==> flow/design.v <==
module ALU #(parameter w = 8) (
    clk, rst, CE, IN_valid, MODE, CMD, OPA, OPB, Cin,
    ERR, RES, OF, COUT, G, L, E);
    input clk;
    input rst;
    input CE;
    input [1:0] IN_valid;
    input MODE;
    input [3:0] CMD;
    input [w-1:0] OPA;
    input [w-1:0] OPB;
    input Cin;
    output reg ERR;
    output reg OF;
    output reg COUT;
    output reg G;
    output reg L;
    output reg E;
    output reg [2*w:0] RES;
reg [1:0] IN_valid_t;
reg [3:0] CMD_t;
reg MODE_t, Cin_t;
reg [w-1:0] OPA_t, OPB_t;
reg ERR_t, OF_t, COUT_t, G_t, L_t, E_t;
reg [2*w:0] RES_t, RES_m;
reg signed [w-1:0] sOPA, sOPB;
reg signed [2*w:0] sRES;
reg [$clog2(w)-1:0] shift_amount;
always @(posedge clk or posedge rst) begin  
    if(rst) begin
        OPA_t <= 0;
        OPB_t <= 0;
        Cin_t <= 0;
        IN_valid_t <= 0;
        MODE_t <= 0;
        CMD_t <= 0; end
     else if(CE) begin
        OPA_t <= OPA;
        OPB_t <= OPB;
        Cin_t <= Cin;
        IN_valid_t <= IN_valid;
        MODE_t <= MODE;
        CMD_t <= CMD; end   
end
always @(*) begin
    ERR_t = 0;    
    sOPA = 0;
    sOPB = 0;
    sRES = 0;
    shift_amount = 0;
    OF_t = 0;
    COUT_t = 0;
    G_t = 0;
    L_t = 0;
    E_t = 0;
    RES_t = 0;
    if(MODE_t) begin
        case(CMD_t)
            4'b0000: begin 
                        if(IN_valid_t == 2'b11) begin
                            RES_t = OPA_t + OPB_t;
                            COUT_t = RES_t[w]; end
                        else ERR_t = 1; end
            4'b0001: begin 
                        if(IN_valid_t == 2'b11) begin
                            RES_t = OPA_t - OPB_t;
                            OF_t = (OPA_t < OPB_t) ? 1 : 0; end
                        else ERR_t = 1; end
            4'b0010: begin 
                        if(IN_valid_t == 2'b11) begin
                            RES_t = OPA_t + OPB_t + Cin_t;
                            COUT_t = RES_t[w]; end
                        else ERR_t = 1; end
            4'b0011: begin 
                        if(IN_valid_t == 2'b11) begin
                            RES_t = OPA_t - OPB_t - Cin_t;
                            OF_t = (OPA_t < (OPB_t + Cin_t)); end
                        else ERR_t = 1; end
            4'b0100: begin 
                        if(IN_valid_t[0] == 1'b1) begin
                            RES_t = OPA_t + 1'b1;
                            COUT_t = RES_t[w]; end
                        else ERR_t = 1; end
            4'b0101: begin 
                        if(IN_valid_t[0] == 1'b1) begin
                            RES_t = OPA_t - 1'b1;
                            OF_t = RES_t[w]; end
                        else ERR_t = 1; end
            4'b0110: begin 
                        if(IN_valid_t[1] == 1'b1) begin
                            RES_t = OPB_t + 1'b1;
                            COUT_t = RES_t[w]; end
                        else ERR_t = 1; end
            4'b0111: begin 
                        if(IN_valid_t[1] == 1'b1) begin
                            RES_t = OPB_t - 1'b1;
                            OF_t = RES_t[w]; end
                        else ERR_t = 1; end
            4'b1000: begin 
                        if(IN_valid_t == 2'b11) begin
                            E_t = (OPA_t == OPB_t) ? 1 : 0;
                            L_t = (OPA_t < OPB_t) ? 1 : 0;
                            G_t = (OPA_t > OPB_t) ? 1 : 0; end
                        else ERR_t = 1; end
            4'b1001: begin 
                        if(IN_valid_t == 2'b11) begin
                            RES_t = (OPA_t + 1) * (OPB_t + 1); end
                        else ERR_t = 1; end
            4'b1010: begin 
                        if(IN_valid_t == 2'b11) begin
                            RES_t = (OPA_t << 1) * OPB_t; end
                        else ERR_t = 1; end
            4'b1011: begin
                        if(IN_valid_t == 2'b11) begin
                            sOPA = $signed(OPA_t);
                            sOPB = $signed(OPB_t);
                            sRES = sOPA + sOPB;
                            RES_t = sRES;
                            OF_t = ((sOPA[w-1] == sOPB[w-1]) && (sRES[w-1] != sOPA[w-1]));
                            E_t = (sOPA == sOPB) ? 1 : 0;
                            L_t = (sOPA < sOPB) ? 1 : 0;
                            G_t = (sOPA > sOPB) ? 1 : 0; end
                        else ERR_t = 1; end
            4'b1100: begin
                        if(IN_valid_t == 2'b11) begin
                            sOPA = $signed(OPA_t);
                            sOPB = $signed(OPB_t);
                            sRES = sOPA - sOPB;
                            RES_t = sRES;
                            OF_t = ((sOPA[w-1] != sOPB[w-1]) && (sRES[w-1] != sOPA[w-1]));
                            E_t = (sOPA == sOPB) ? 1 : 0;
                            L_t = (sOPA < sOPB) ? 1 : 0;
                            G_t = (sOPA > sOPB) ? 1 : 0; end
                        else ERR_t = 1; end
            default: begin
                        RES_t = 0;
                        COUT_t = 1'b0;
                        OF_t = 1'b0;
                        G_t = 1'b0;
                        E_t = 1'b0;
                        L_t = 1'b0;
                        ERR_t = 1'b1; end
             endcase
             end
    else begin 
        case(CMD_t)
          4'b0000: begin
                      if(IN_valid_t == 2'b11) begin
                          RES_t = OPA_t & OPB_t; end
                      else ERR_t = 1; end
          4'b0001: begin
                      if(IN_valid_t == 2'b11) begin
                          RES_t = ~(OPA_t & OPB_t);
                          RES_t[2*w-1 : 8] = 0; end
                      else ERR_t = 1; end
          4'b0010: begin
                      if(IN_valid_t == 2'b11) begin
                          RES_t = OPA_t | OPB_t; end
                      else ERR_t = 1; end
          4'b0011: begin
                      if(IN_valid_t == 2'b11) begin
                          RES_t = ~(OPA_t | OPB_t);
                          RES_t[2*w-1 : 8] = 0; end
                      else ERR_t = 1; end
          4'b0100: begin
                      if(IN_valid_t == 2'b11) begin
                          RES_t = OPA_t ^ OPB_t; end
                      else ERR_t = 1; end
          4'b0101: begin
                      if(IN_valid_t == 2'b11) begin
                          RES_t = ~(OPA_t ^ OPB_t);
                          RES_t[2*w-1 : 8] = 0; end
                      else ERR_t = 1; end
          4'b0110: begin
                      if(IN_valid_t[0] == 1'b1) begin
                          RES_t = ~OPA_t;
                          RES_t[2*w-1 : 8] = 0; end
                      else ERR_t = 1; end
          4'b0111: begin
                      if(IN_valid_t[1] == 1'b1) begin
                          RES_t = ~OPB_t;
                          RES_t[2*w-1 : 8] = 0; end
                      else ERR_t = 1; end
          4'b1000: begin
                      if(IN_valid_t[0] == 1'b1) begin
                          RES_t = OPA_t >> 1; end
                      else ERR_t = 1; end
          4'b1001: begin
                      if(IN_valid_t[0] == 1'b1) begin
                          RES_t = OPA_t << 1; end
                      else ERR_t = 1; end
          4'b1010: begin
                      if(IN_valid_t[1] == 1'b1) begin
                          RES_t = OPB_t >> 1; end
                      else ERR_t = 1; end
          4'b1011: begin
                      if(IN_valid_t[1] == 1'b1) begin
                          RES_t = OPB_t << 1; end
                      else ERR_t = 1; end
          4'b1100: begin 
                      if(IN_valid_t == 2'b11) begin
                          if( |(OPB_t[(w-1) : ($clog2(w)+1)]))
                               ERR_t = 1;
                          else begin
                               shift_amount = OPB_t[$clog2(w)-1:0];
                               RES_t = {1'b0, ((OPA_t << shift_amount) | OPA_t >> (w - shift_amount))}; end end
                      else  ERR_t = 1; end
          4'b1101: begin 
                      if(IN_valid_t == 2'b11) begin
                          if( |(OPB_t[(w-1) : ($clog2(w)+1)]))
                               ERR_t = 1;
                          else begin
                               shift_amount = OPB_t[$clog2(w)-1:0];
                               RES_t = {1'b0, ((OPA_t >> shift_amount) | OPA_t << (w - shift_amount))}; end end
                      else  ERR_t = 1; end
          default: begin
                        RES_t = 0;
                        ERR_t = 1'b1; end
             endcase
             end
end
always @(posedge clk or posedge rst) begin
    if (rst) begin
        RES  <= 0;
        COUT <= 0;
        OF   <= 0;
        G    <= 0;
        L    <= 0;
        E    <= 0;
        ERR  <= 0;
        RES_m <= 0;
    end 
    else if (CE) begin
        if ((CMD_t == 4'b1001 || CMD_t == 4'b1010) && MODE_t == 1) begin
            RES_m <= RES_t;
            RES <= RES_m;
        end
        else
            RES <= RES_t;
            COUT <= COUT_t;
            OF   <= OF_t;
            G    <= G_t;
            L    <= L_t;
            E    <= E_t;
            ERR  <= ERR_t;
  end
end
endmodule
# Reports on ALU
# Each step is given for the RTL above and for the edited RTL.
# Lines under "before" count in the file above, lines under "after" in the edited file.
# "diff" is "after" less "before", of the values as shown; "change_rel_pct" is that difference over "before", in percent.
# The mark -- stands for no value.
[design]
top_module = "ALU"
clk_port = "clk"
lib = "sky130hd"
corner = "tt_025C_1v80"

# The edit
# The edit as a unified diff against the file above.
# A script made this edit. It changes what the design does and was not meant as an optimisation.
# begin of diff
@@ -1,3 +1,3 @@
-module ALU #(parameter w = 8) (
+module ALU #(parameter w = 10) (
     clk, rst, CE, IN_valid, MODE, CMD, OPA, OPB, Cin,
     ERR, RES, OF, COUT, G, L, E);
# end of diff

# After elaboration
# Source: Yosys, flattened and elaborated, memories not mapped. Widths are those after wreduce. Registers that Yosys merges into a memory's read port (data or address) are not register bits. Print and check cells do not count.
[bits]
columns = ["element", "before", "after", "diff", "change_rel_pct"]
rows = [
  ["reg_bits", 64, 76, 12, 18.75],
  ["input_bits", 27, 31, 4, 14.81],
  ["output_inout_bits", 23, 27, 4, 17.39],
  ["wordCells", 160, 160, 0, 0.00],
]
[op_classes]
columns = ["element", "before", "after", "diff", "change_rel_pct"]
rows = [
  ["addsub", 14, 14, 0, 0.00],
  ["n_mul", 2, 2, 0, 0.00],
  ["cmp", 5, 5, 0, 0.00],
  ["equal", 20, 20, 0, 0.00],
  ["shifts", 4, 4, 0, 0.00],
  ["n_mux", 76, 76, 0, 0.00],
  ["logic", 10, 10, 0, 0.00],
  ["n_reduce_logical", 15, 15, 0, 0.00],
]
[ops]
columns = ["operator", "before", "after", "diff", "change_rel_pct"]
rows = [
  ["17-bit 2-to-1 mux", 10, 0, -10, -100.00],
  ["21-bit 2-to-1 mux", 0, 10, 10, "--"],
  ["8-bit 2-to-1 mux", 12, 5, -7, -58.33],
  ["10-bit 2-to-1 mux", 1, 7, 6, 600.00],
  ["8-bit NOT with 17-bit output", 5, 0, -5, -100.00],
  ["11-bit 2-to-1 mux", 0, 5, 5, "--"],
  ["10-bit NOT with 21-bit output", 0, 5, 5, "--"],
  ["8-bit by 1-bit adder with 9-bit output (second input constant)", 4, 0, -4, -100.00],
  ["10-bit by 1-bit adder with 11-bit output (second input constant)", 0, 4, 4, "--"],
  ["9-bit 2-to-1 mux", 5, 2, -3, -60.00],
  ["8-bit less-than comparator", 3, 0, -3, -100.00],
  ["8-bit OR", 3, 0, -3, -100.00],
  ["10-bit less-than comparator", 0, 3, 3, "--"],
  ["10-bit OR", 0, 3, 3, "--"],
  ["8-bit by 8-bit adder with 9-bit output", 2, 0, -2, -100.00],
  ["8-bit equality test", 2, 0, -2, -100.00],
  ["8-bit > comparator", 2, 0, -2, -100.00],
  ["7-bit 2-to-1 mux", 2, 0, -2, -100.00],
  ["8-bit by 1-bit subtractor with 9-bit output (second input constant)", 2, 0, -2, -100.00],
  ["8-bit by 8-bit subtractor with 9-bit output", 2, 0, -2, -100.00],
  ["10-bit by 10-bit adder with 11-bit output", 0, 2, 2, "--"],
  ["10-bit equality test", 0, 2, 2, "--"],
  ["10-bit > comparator", 0, 2, 2, "--"],
  ["10-bit by 1-bit subtractor with 11-bit output (second input constant)", 0, 2, 2, "--"],
  ["10-bit by 10-bit subtractor with 11-bit output", 0, 2, 2, "--"],
  ["8-bit by 1-bit adder with 8-bit output", 1, 0, -1, -100.00],
  ["9-bit by 1-bit adder with 10-bit output", 1, 0, -1, -100.00],
  ["8-bit AND", 1, 0, -1, -100.00],
]
# Unchanged operator kinds not shown: 20.
# The list need not be complete.

# Logic depth
# Depth = most cells in a row (Yosys ltp): at word level without a register or memory, in the mapped netlist without a sequential cell, where the memories' decode and read muxes count.
[depth]
columns = ["element", "before", "after", "diff", "change_rel_pct"]
rows = [
  ["word_depth", 8, 8, 0, 0.00],
  ["abc_area", "0", "0", "--", "--"],
  ["depth_mapped", 24, 26, 2, 8.33],
]

# Synthesis result
# The flow's flattened synthesis, as Yosys stat reports it; memories are mapped. The netlist is that of the ABC_AREA named above (0 if unset); the other value can give another one.
[mapped]
columns = ["element", "before", "after", "diff", "change_rel_pct"]
rows = [
  ["cells", 1517, 2079, 562, 37.05],
  ["synth_area_um2", 11740.0, 16198.0, 4458.0, 37.97],
  ["sequential_area_um2", 1601.5, 1901.8, 300.3, 18.75],
  ["flip_flops", 64, 76, 12, 18.75],
  ["n_buf", 87, 124, 37, 42.53],
]
[types]
columns = ["cell_type", "before", "after", "diff", "change_rel_pct"]
rows = [
  ["sky130_fd_sc_hd__nand2_1", 150, 252, 102, 68.00],
  ["sky130_fd_sc_hd__inv_1", 146, 211, 65, 44.52],
  ["sky130_fd_sc_hd__fa_1", 87, 143, 56, 64.37],
  ["sky130_fd_sc_hd__ha_1", 116, 164, 48, 41.38],
  ["sky130_fd_sc_hd__o21ai_0", 89, 122, 33, 37.08],
  ["sky130_fd_sc_hd__a21oi_1", 64, 96, 32, 50.00],
  ["sky130_fd_sc_hd__clkbuf_1", 66, 95, 29, 43.94],
  ["sky130_fd_sc_hd__and2_1", 9, 31, 22, 244.44],
  ["sky130_fd_sc_hd__xnor2_1", 66, 87, 21, 31.82],
  ["sky130_fd_sc_hd__nor3_1", 37, 58, 21, 56.76],
  ["sky130_fd_sc_hd__nor2_1", 169, 189, 20, 11.83],
  ["sky130_fd_sc_hd__nand2b_1", 29, 13, -16, -55.17],
  ["sky130_fd_sc_hd__a221oi_1", 6, 22, 16, 266.67],
  ["sky130_fd_sc_hd__xor2_1", 16, 29, 13, 81.25],
  ["sky130_fd_sc_hd__o211ai_1", 8, 21, 13, 162.50],
  ["sky130_fd_sc_hd__dfrtp_1", 64, 76, 12, 18.75],
  ["sky130_fd_sc_hd__a22oi_1", 30, 18, -12, -40.00],
  ["sky130_fd_sc_hd__o22ai_1", 22, 34, 12, 54.55],
]
# Unchanged cell types not shown: 10.
# The list need not be complete.

# Path before layout
# OpenSTA on the mapped netlist: ideal clock, no wires. The path of least setup slack (recovery checks aside). Input and output delay are each 20% of the period. Register names are those of the netlist, which keeps one name where synthesis merged equal registers.
[synth_timing]
columns = ["element", "before", "after", "diff", "change_rel_pct"]
rows = [
  ["kind", "register to register", "register to register", "--", "--"],
  ["start", "register OPB_t[1]", "register OPB_t[2]", "--", "--"],
  ["end", "register RES[16]", "register RES_m[20]", "--", "--"],
  ["period_ns", 6.0, 6.0, 0.0, 0.00],
  ["arrival_ns", 6.283, 6.174, -0.109, -1.73],
  ["setup_slack_ns", -0.378, -0.297, 0.081, "--"],
  ["delay_ns", 6.378, 6.297, -0.081, -1.27],
  ["driving_pins", 24, 25, 1, 4.17],
  ["n_path_buf", 4, 4, 0, 0.00],
  ["period_less_setup_slack_ns", 6.378, 6.297, -0.081, -1.27],
]
# "delay_ns" = arrival - input delay + setup time.
# "driving_pins" counts driving pins, that of a launching flip-flop among them; a cell with two outputs on the path counts twice.
# "period_less_setup_slack_ns" is the clock period less the worst setup slack; recovery checks do not enter. This is arithmetic on one report: input and output delays are still those of the set period (20% each).
# Between the ends stands the longest chain of elaborated cells between them, by number of cells; it is not shown to be the way that was timed. Of several equally long chains one is given.
# Each line given opens the expression or statement behind the cell; cells for indexed reads and writes are added by Yosys, which also makes memories of some case tables.
# At most two assigning lines are given for a register; there are more.
[synth_between_before]
path_cell_list = "sky130_fd_sc_hd__dfrtp_1 -> sky130_fd_sc_hd__clkbuf_1 -> sky130_fd_sc_hd__clkinv_1 -> sky130_fd_sc_hd__clkbuf_1 -> sky130_fd_sc_hd__ha_1 -> sky130_fd_sc_hd__clkbuf_1 -> sky130_fd_sc_hd__buf_1 -> sky130_fd_sc_hd__nand2_1 -> sky130_fd_sc_hd__fa_1 -> sky130_fd_sc_hd__inv_1 -> sky130_fd_sc_hd__fa_1 -> sky130_fd_sc_hd__fa_1 -> sky130_fd_sc_hd__inv_1 -> sky130_fd_sc_hd__fa_1 -> sky130_fd_sc_hd__inv_1 -> sky130_fd_sc_hd__ha_1 -> sky130_fd_sc_hd__and3_1 -> sky130_fd_sc_hd__a22o_1 -> sky130_fd_sc_hd__o41ai_1 -> sky130_fd_sc_hd__o21ai_0 -> sky130_fd_sc_hd__and2_1 -> sky130_fd_sc_hd__o21ai_0 -> sky130_fd_sc_hd__a211oi_1 -> sky130_fd_sc_hd__o31ai_1"
elab_chain_cells = 6
cone_cells = 18
classes_between = "6 x add/sub; 2 x mul; 10 x mux"
[synth_rtl_before]
columns = ["element", "line_no", "rtl"]
rows = [
  ["start, declared", 23, "reg [w-1:0] OPA_t, OPB_t;"],
  ["start, assigned", 32, "OPB_t <= 0;"],
  ["start, assigned", 39, "OPB_t <= OPB;"],
  ["8-bit by 1-bit adder with 9-bit output", 107, "RES_t = (OPA_t + 1) * (OPB_t + 1); end"],
  ["9-bit by 9-bit multiplier with 17-bit output", 107, ""],
  ["17-bit 2-to-1 mux", 106, "if(IN_valid_t == 2'b11) begin"],
  ["17-bit case mux with 12-bit select", 58, "case(CMD_t)"],
  ["17-bit 2-to-1 mux", 57, "if(MODE_t) begin"],
  ["17-bit 2-to-1 mux", 234, "if ((CMD_t == 4'b1001 || CMD_t == 4'b1010) && MODE_t == 1) begin"],
  ["end, assigned", 236, "RES <= RES_m;"],
  ["end, assigned", 239, "RES <= RES_t;"],
  ["end, declared", 19, "output reg [2*w:0] RES;"],
]
[synth_between_after]
path_cell_list = "sky130_fd_sc_hd__dfrtp_1 -> sky130_fd_sc_hd__clkbuf_1 -> sky130_fd_sc_hd__buf_1 -> sky130_fd_sc_hd__clkbuf_1 -> sky130_fd_sc_hd__xor2_1 -> sky130_fd_sc_hd__clkbuf_1 -> sky130_fd_sc_hd__nand2_1 -> sky130_fd_sc_hd__fa_1 -> sky130_fd_sc_hd__inv_1 -> sky130_fd_sc_hd__fa_1 -> sky130_fd_sc_hd__fa_1 -> sky130_fd_sc_hd__fa_1 -> sky130_fd_sc_hd__inv_1 -> sky130_fd_sc_hd__fa_1 -> sky130_fd_sc_hd__inv_1 -> sky130_fd_sc_hd__ha_1 -> sky130_fd_sc_hd__a21oi_1 -> sky130_fd_sc_hd__o21ai_0 -> sky130_fd_sc_hd__a21oi_1 -> sky130_fd_sc_hd__o21ai_0 -> sky130_fd_sc_hd__a221o_1 -> sky130_fd_sc_hd__and2_1 -> sky130_fd_sc_hd__nor4_1 -> sky130_fd_sc_hd__a2111oi_0 -> sky130_fd_sc_hd__o2bb2ai_1"
elab_chain_cells = 5
cone_cells = 17
classes_between = "6 x add/sub; 2 x mul; 9 x mux"
[synth_rtl_after]
columns = ["element", "line_no", "rtl"]
rows = [
  ["start, declared", 23, "reg [w-1:0] OPA_t, OPB_t;"],
  ["start, assigned", 32, "OPB_t <= 0;"],
  ["start, assigned", 39, "OPB_t <= OPB;"],
  ["10-bit by 1-bit adder with 11-bit output", 107, "RES_t = (OPA_t + 1) * (OPB_t + 1); end"],
  ["11-bit by 11-bit multiplier with 21-bit output", 107, ""],
  ["21-bit 2-to-1 mux", 106, "if(IN_valid_t == 2'b11) begin"],
  ["21-bit case mux with 12-bit select", 58, "case(CMD_t)"],
  ["21-bit 2-to-1 mux", 57, "if(MODE_t) begin"],
  ["end, assigned", 231, "RES_m <= 0;"],
  ["end, assigned", 235, "RES_m <= RES_t;"],
  ["end, declared", 25, "reg [2*w:0] RES_t, RES_m;"],
]

# Worst path after layout
# From the final timing report of the runs of pair A: the path of least setup slack in the routed layout; clock arrival at registers is part of the times.
[layout_timing]
columns = ["element", "before", "after", "diff", "change_rel_pct"]
rows = [
  ["kind", "register to register", "register to register", "--", "--"],
  ["start", "register OPB_t[0]", "register OPA_t[1]", "--", "--"],
  ["end", "register RES[14]", "register RES_m[17]", "--", "--"],
  ["period_ns", 6.0, 6.0, 0.0, 0.00],
  ["arrival_ns", 5.93, 6.23, 0.30, 5.06],
  ["setup_slack_ns", 0.30, 0.01, -0.29, "--"],
  ["driving_pins", 21, 25, 4, 19.05],
  ["n_path_buf", 1, 3, 2, 200.00],
]
# Between the ends stands the longest chain of elaborated cells between them, by number of cells; it is not shown to be the way that was timed. Of several equally long chains one is given.
# At most two assigning lines are given for a register; there are more.
[layout_between_before]
path_cell_list = "sky130_fd_sc_hd__dfrtp_1 -> sky130_fd_sc_hd__ha_1 -> sky130_fd_sc_hd__nand3_1 -> sky130_fd_sc_hd__xnor2_1 -> sky130_fd_sc_hd__buf_4 -> sky130_fd_sc_hd__nor2_1 -> sky130_fd_sc_hd__fa_1 -> sky130_fd_sc_hd__fa_1 -> sky130_fd_sc_hd__fa_1 -> sky130_fd_sc_hd__inv_1 -> sky130_fd_sc_hd__fa_1 -> sky130_fd_sc_hd__inv_1 -> sky130_fd_sc_hd__ha_1 -> sky130_fd_sc_hd__and3_1 -> sky130_fd_sc_hd__a22o_1 -> sky130_fd_sc_hd__nor2_1 -> sky130_fd_sc_hd__xnor2_1 -> sky130_fd_sc_hd__a22oi_1 -> sky130_fd_sc_hd__o221ai_1 -> sky130_fd_sc_hd__and2_1 -> sky130_fd_sc_hd__a221o_1"
elab_chain_cells = 6
cone_cells = 18
classes_between = "6 x add/sub; 2 x mul; 10 x mux"
[layout_rtl_before]
columns = ["element", "line_no", "rtl"]
rows = [
  ["start, declared", 23, "reg [w-1:0] OPA_t, OPB_t;"],
  ["start, assigned", 32, "OPB_t <= 0;"],
  ["start, assigned", 39, "OPB_t <= OPB;"],
  ["8-bit by 1-bit adder with 9-bit output", 107, "RES_t = (OPA_t + 1) * (OPB_t + 1); end"],
  ["9-bit by 9-bit multiplier with 17-bit output", 107, ""],
  ["17-bit 2-to-1 mux", 106, "if(IN_valid_t == 2'b11) begin"],
  ["17-bit case mux with 12-bit select", 58, "case(CMD_t)"],
  ["17-bit 2-to-1 mux", 57, "if(MODE_t) begin"],
  ["17-bit 2-to-1 mux", 234, "if ((CMD_t == 4'b1001 || CMD_t == 4'b1010) && MODE_t == 1) begin"],
  ["end, assigned", 236, "RES <= RES_m;"],
  ["end, assigned", 239, "RES <= RES_t;"],
  ["end, declared", 19, "output reg [2*w:0] RES;"],
]
[layout_between_after]
path_cell_list = "sky130_fd_sc_hd__dfrtp_2 -> sky130_fd_sc_hd__ha_4 -> sky130_fd_sc_hd__nand2_4 -> sky130_fd_sc_hd__nor3_4 -> sky130_fd_sc_hd__buf_4 -> sky130_fd_sc_hd__xnor2_2 -> sky130_fd_sc_hd__buf_4 -> sky130_fd_sc_hd__nor2_2 -> sky130_fd_sc_hd__fa_1 -> sky130_fd_sc_hd__fa_1 -> sky130_fd_sc_hd__fa_1 -> sky130_fd_sc_hd__fa_1 -> sky130_fd_sc_hd__inv_2 -> sky130_fd_sc_hd__fa_1 -> sky130_fd_sc_hd__inv_2 -> sky130_fd_sc_hd__ha_4 -> sky130_fd_sc_hd__and3_4 -> sky130_fd_sc_hd__a311oi_2 -> sky130_fd_sc_hd__buf_4 -> sky130_fd_sc_hd__o21bai_1 -> sky130_fd_sc_hd__a21o_1 -> sky130_fd_sc_hd__a31oi_2 -> sky130_fd_sc_hd__xor2_1 -> sky130_fd_sc_hd__o22ai_1 -> sky130_fd_sc_hd__a22o_1"
elab_chain_cells = 5
cone_cells = 17
classes_between = "6 x add/sub; 2 x mul; 9 x mux"
[layout_rtl_after]
columns = ["element", "line_no", "rtl"]
rows = [
  ["start, declared", 23, "reg [w-1:0] OPA_t, OPB_t;"],
  ["start, assigned", 31, "OPA_t <= 0;"],
  ["start, assigned", 38, "OPA_t <= OPA;"],
  ["10-bit by 1-bit adder with 11-bit output", 107, "RES_t = (OPA_t + 1) * (OPB_t + 1); end"],
  ["11-bit by 11-bit multiplier with 21-bit output", 107, ""],
  ["21-bit 2-to-1 mux", 106, "if(IN_valid_t == 2'b11) begin"],
  ["21-bit case mux with 12-bit select", 58, "case(CMD_t)"],
  ["21-bit 2-to-1 mux", 57, "if(MODE_t) begin"],
  ["end, assigned", 231, "RES_m <= 0;"],
  ["end, assigned", 235, "RES_m <= RES_t;"],
  ["end, declared", 25, "reg [2*w:0] RES_t, RES_m;"],
]

# Flow runs
# Both versions went through the flow (Yosys, OpenROAD) with the same settings in each pair. Constraints: input delay and output delay 20% of the set period each, output load 0.01 pF.
[flow_settings_pair_A]
period_ns = 6.0
CAP_MARGIN = 20
CORE_MARGIN = 2
CORE_UTILIZATION = 40
SLEW_MARGIN = 20
[measured_pair_A]
columns = ["element", "before", "after", "diff", "change_rel_pct"]
rows = [
  ["yosys.chip_area_um2", 11740.0, 16198.0, 4458.0, 37.97],
  ["die_um2", 30737.1, 42121.4, 11384.3, 37.04],
  ["fin_util_frac", 0.465, 0.5, 0.035, "--"],
  ["worstSetupSlack_ns", 0.299, 0.013, -0.286, "--"],
  ["fin_hold_ws_ns", 0.480, 0.487, 0.007, "--"],
  ["power_total_uw", 4000, 7618, 3618, 90.45],
  ["achievedPeriod_ns", 5.701, 5.987, 0.286, 5.02],
]
[flow_settings_pair_B]
CAP_MARGIN = 25
CELL_PAD_IN_SITES_DETAIL_PLACEMENT = 1
CORE_UTILIZATION = 44
PLACE_DENSITY = 0.67
SETUP_SLACK_MARGIN = -0.7
period_ns = 7.44
CORE_MARGIN = 2
SLEW_MARGIN = 20
[measured_pair_B]
columns = ["element", "before", "after", "diff", "change_rel_pct"]
rows = [
  ["yosys.chip_area_um2", 11740.0, 16198.0, 4458.0, 37.97],
  ["die_um2", 28004.3, 38365.1, 10360.8, 37.00],
  ["fin_util_frac", 0.499, 0.486, -0.013, "--"],
  ["worstSetupSlack_ns", 0.641, 0.224, -0.417, "--"],
  ["fin_hold_ws_ns", 0.486, 0.497, 0.011, "--"],
  ["power_total_uw", 3157, 5172, 2015, 63.83],
  ["achievedPeriod_ns", 6.799, 7.216, 0.417, 6.13],
]
# By "achievedPeriod_ns" is meant the clock period of the run minus its worst setup slack. This is arithmetic on one report: input and output delays are still those of the set period (20% each).
# "power_total_uw" is the tool's figure for a default switching activity; nothing was simulated.
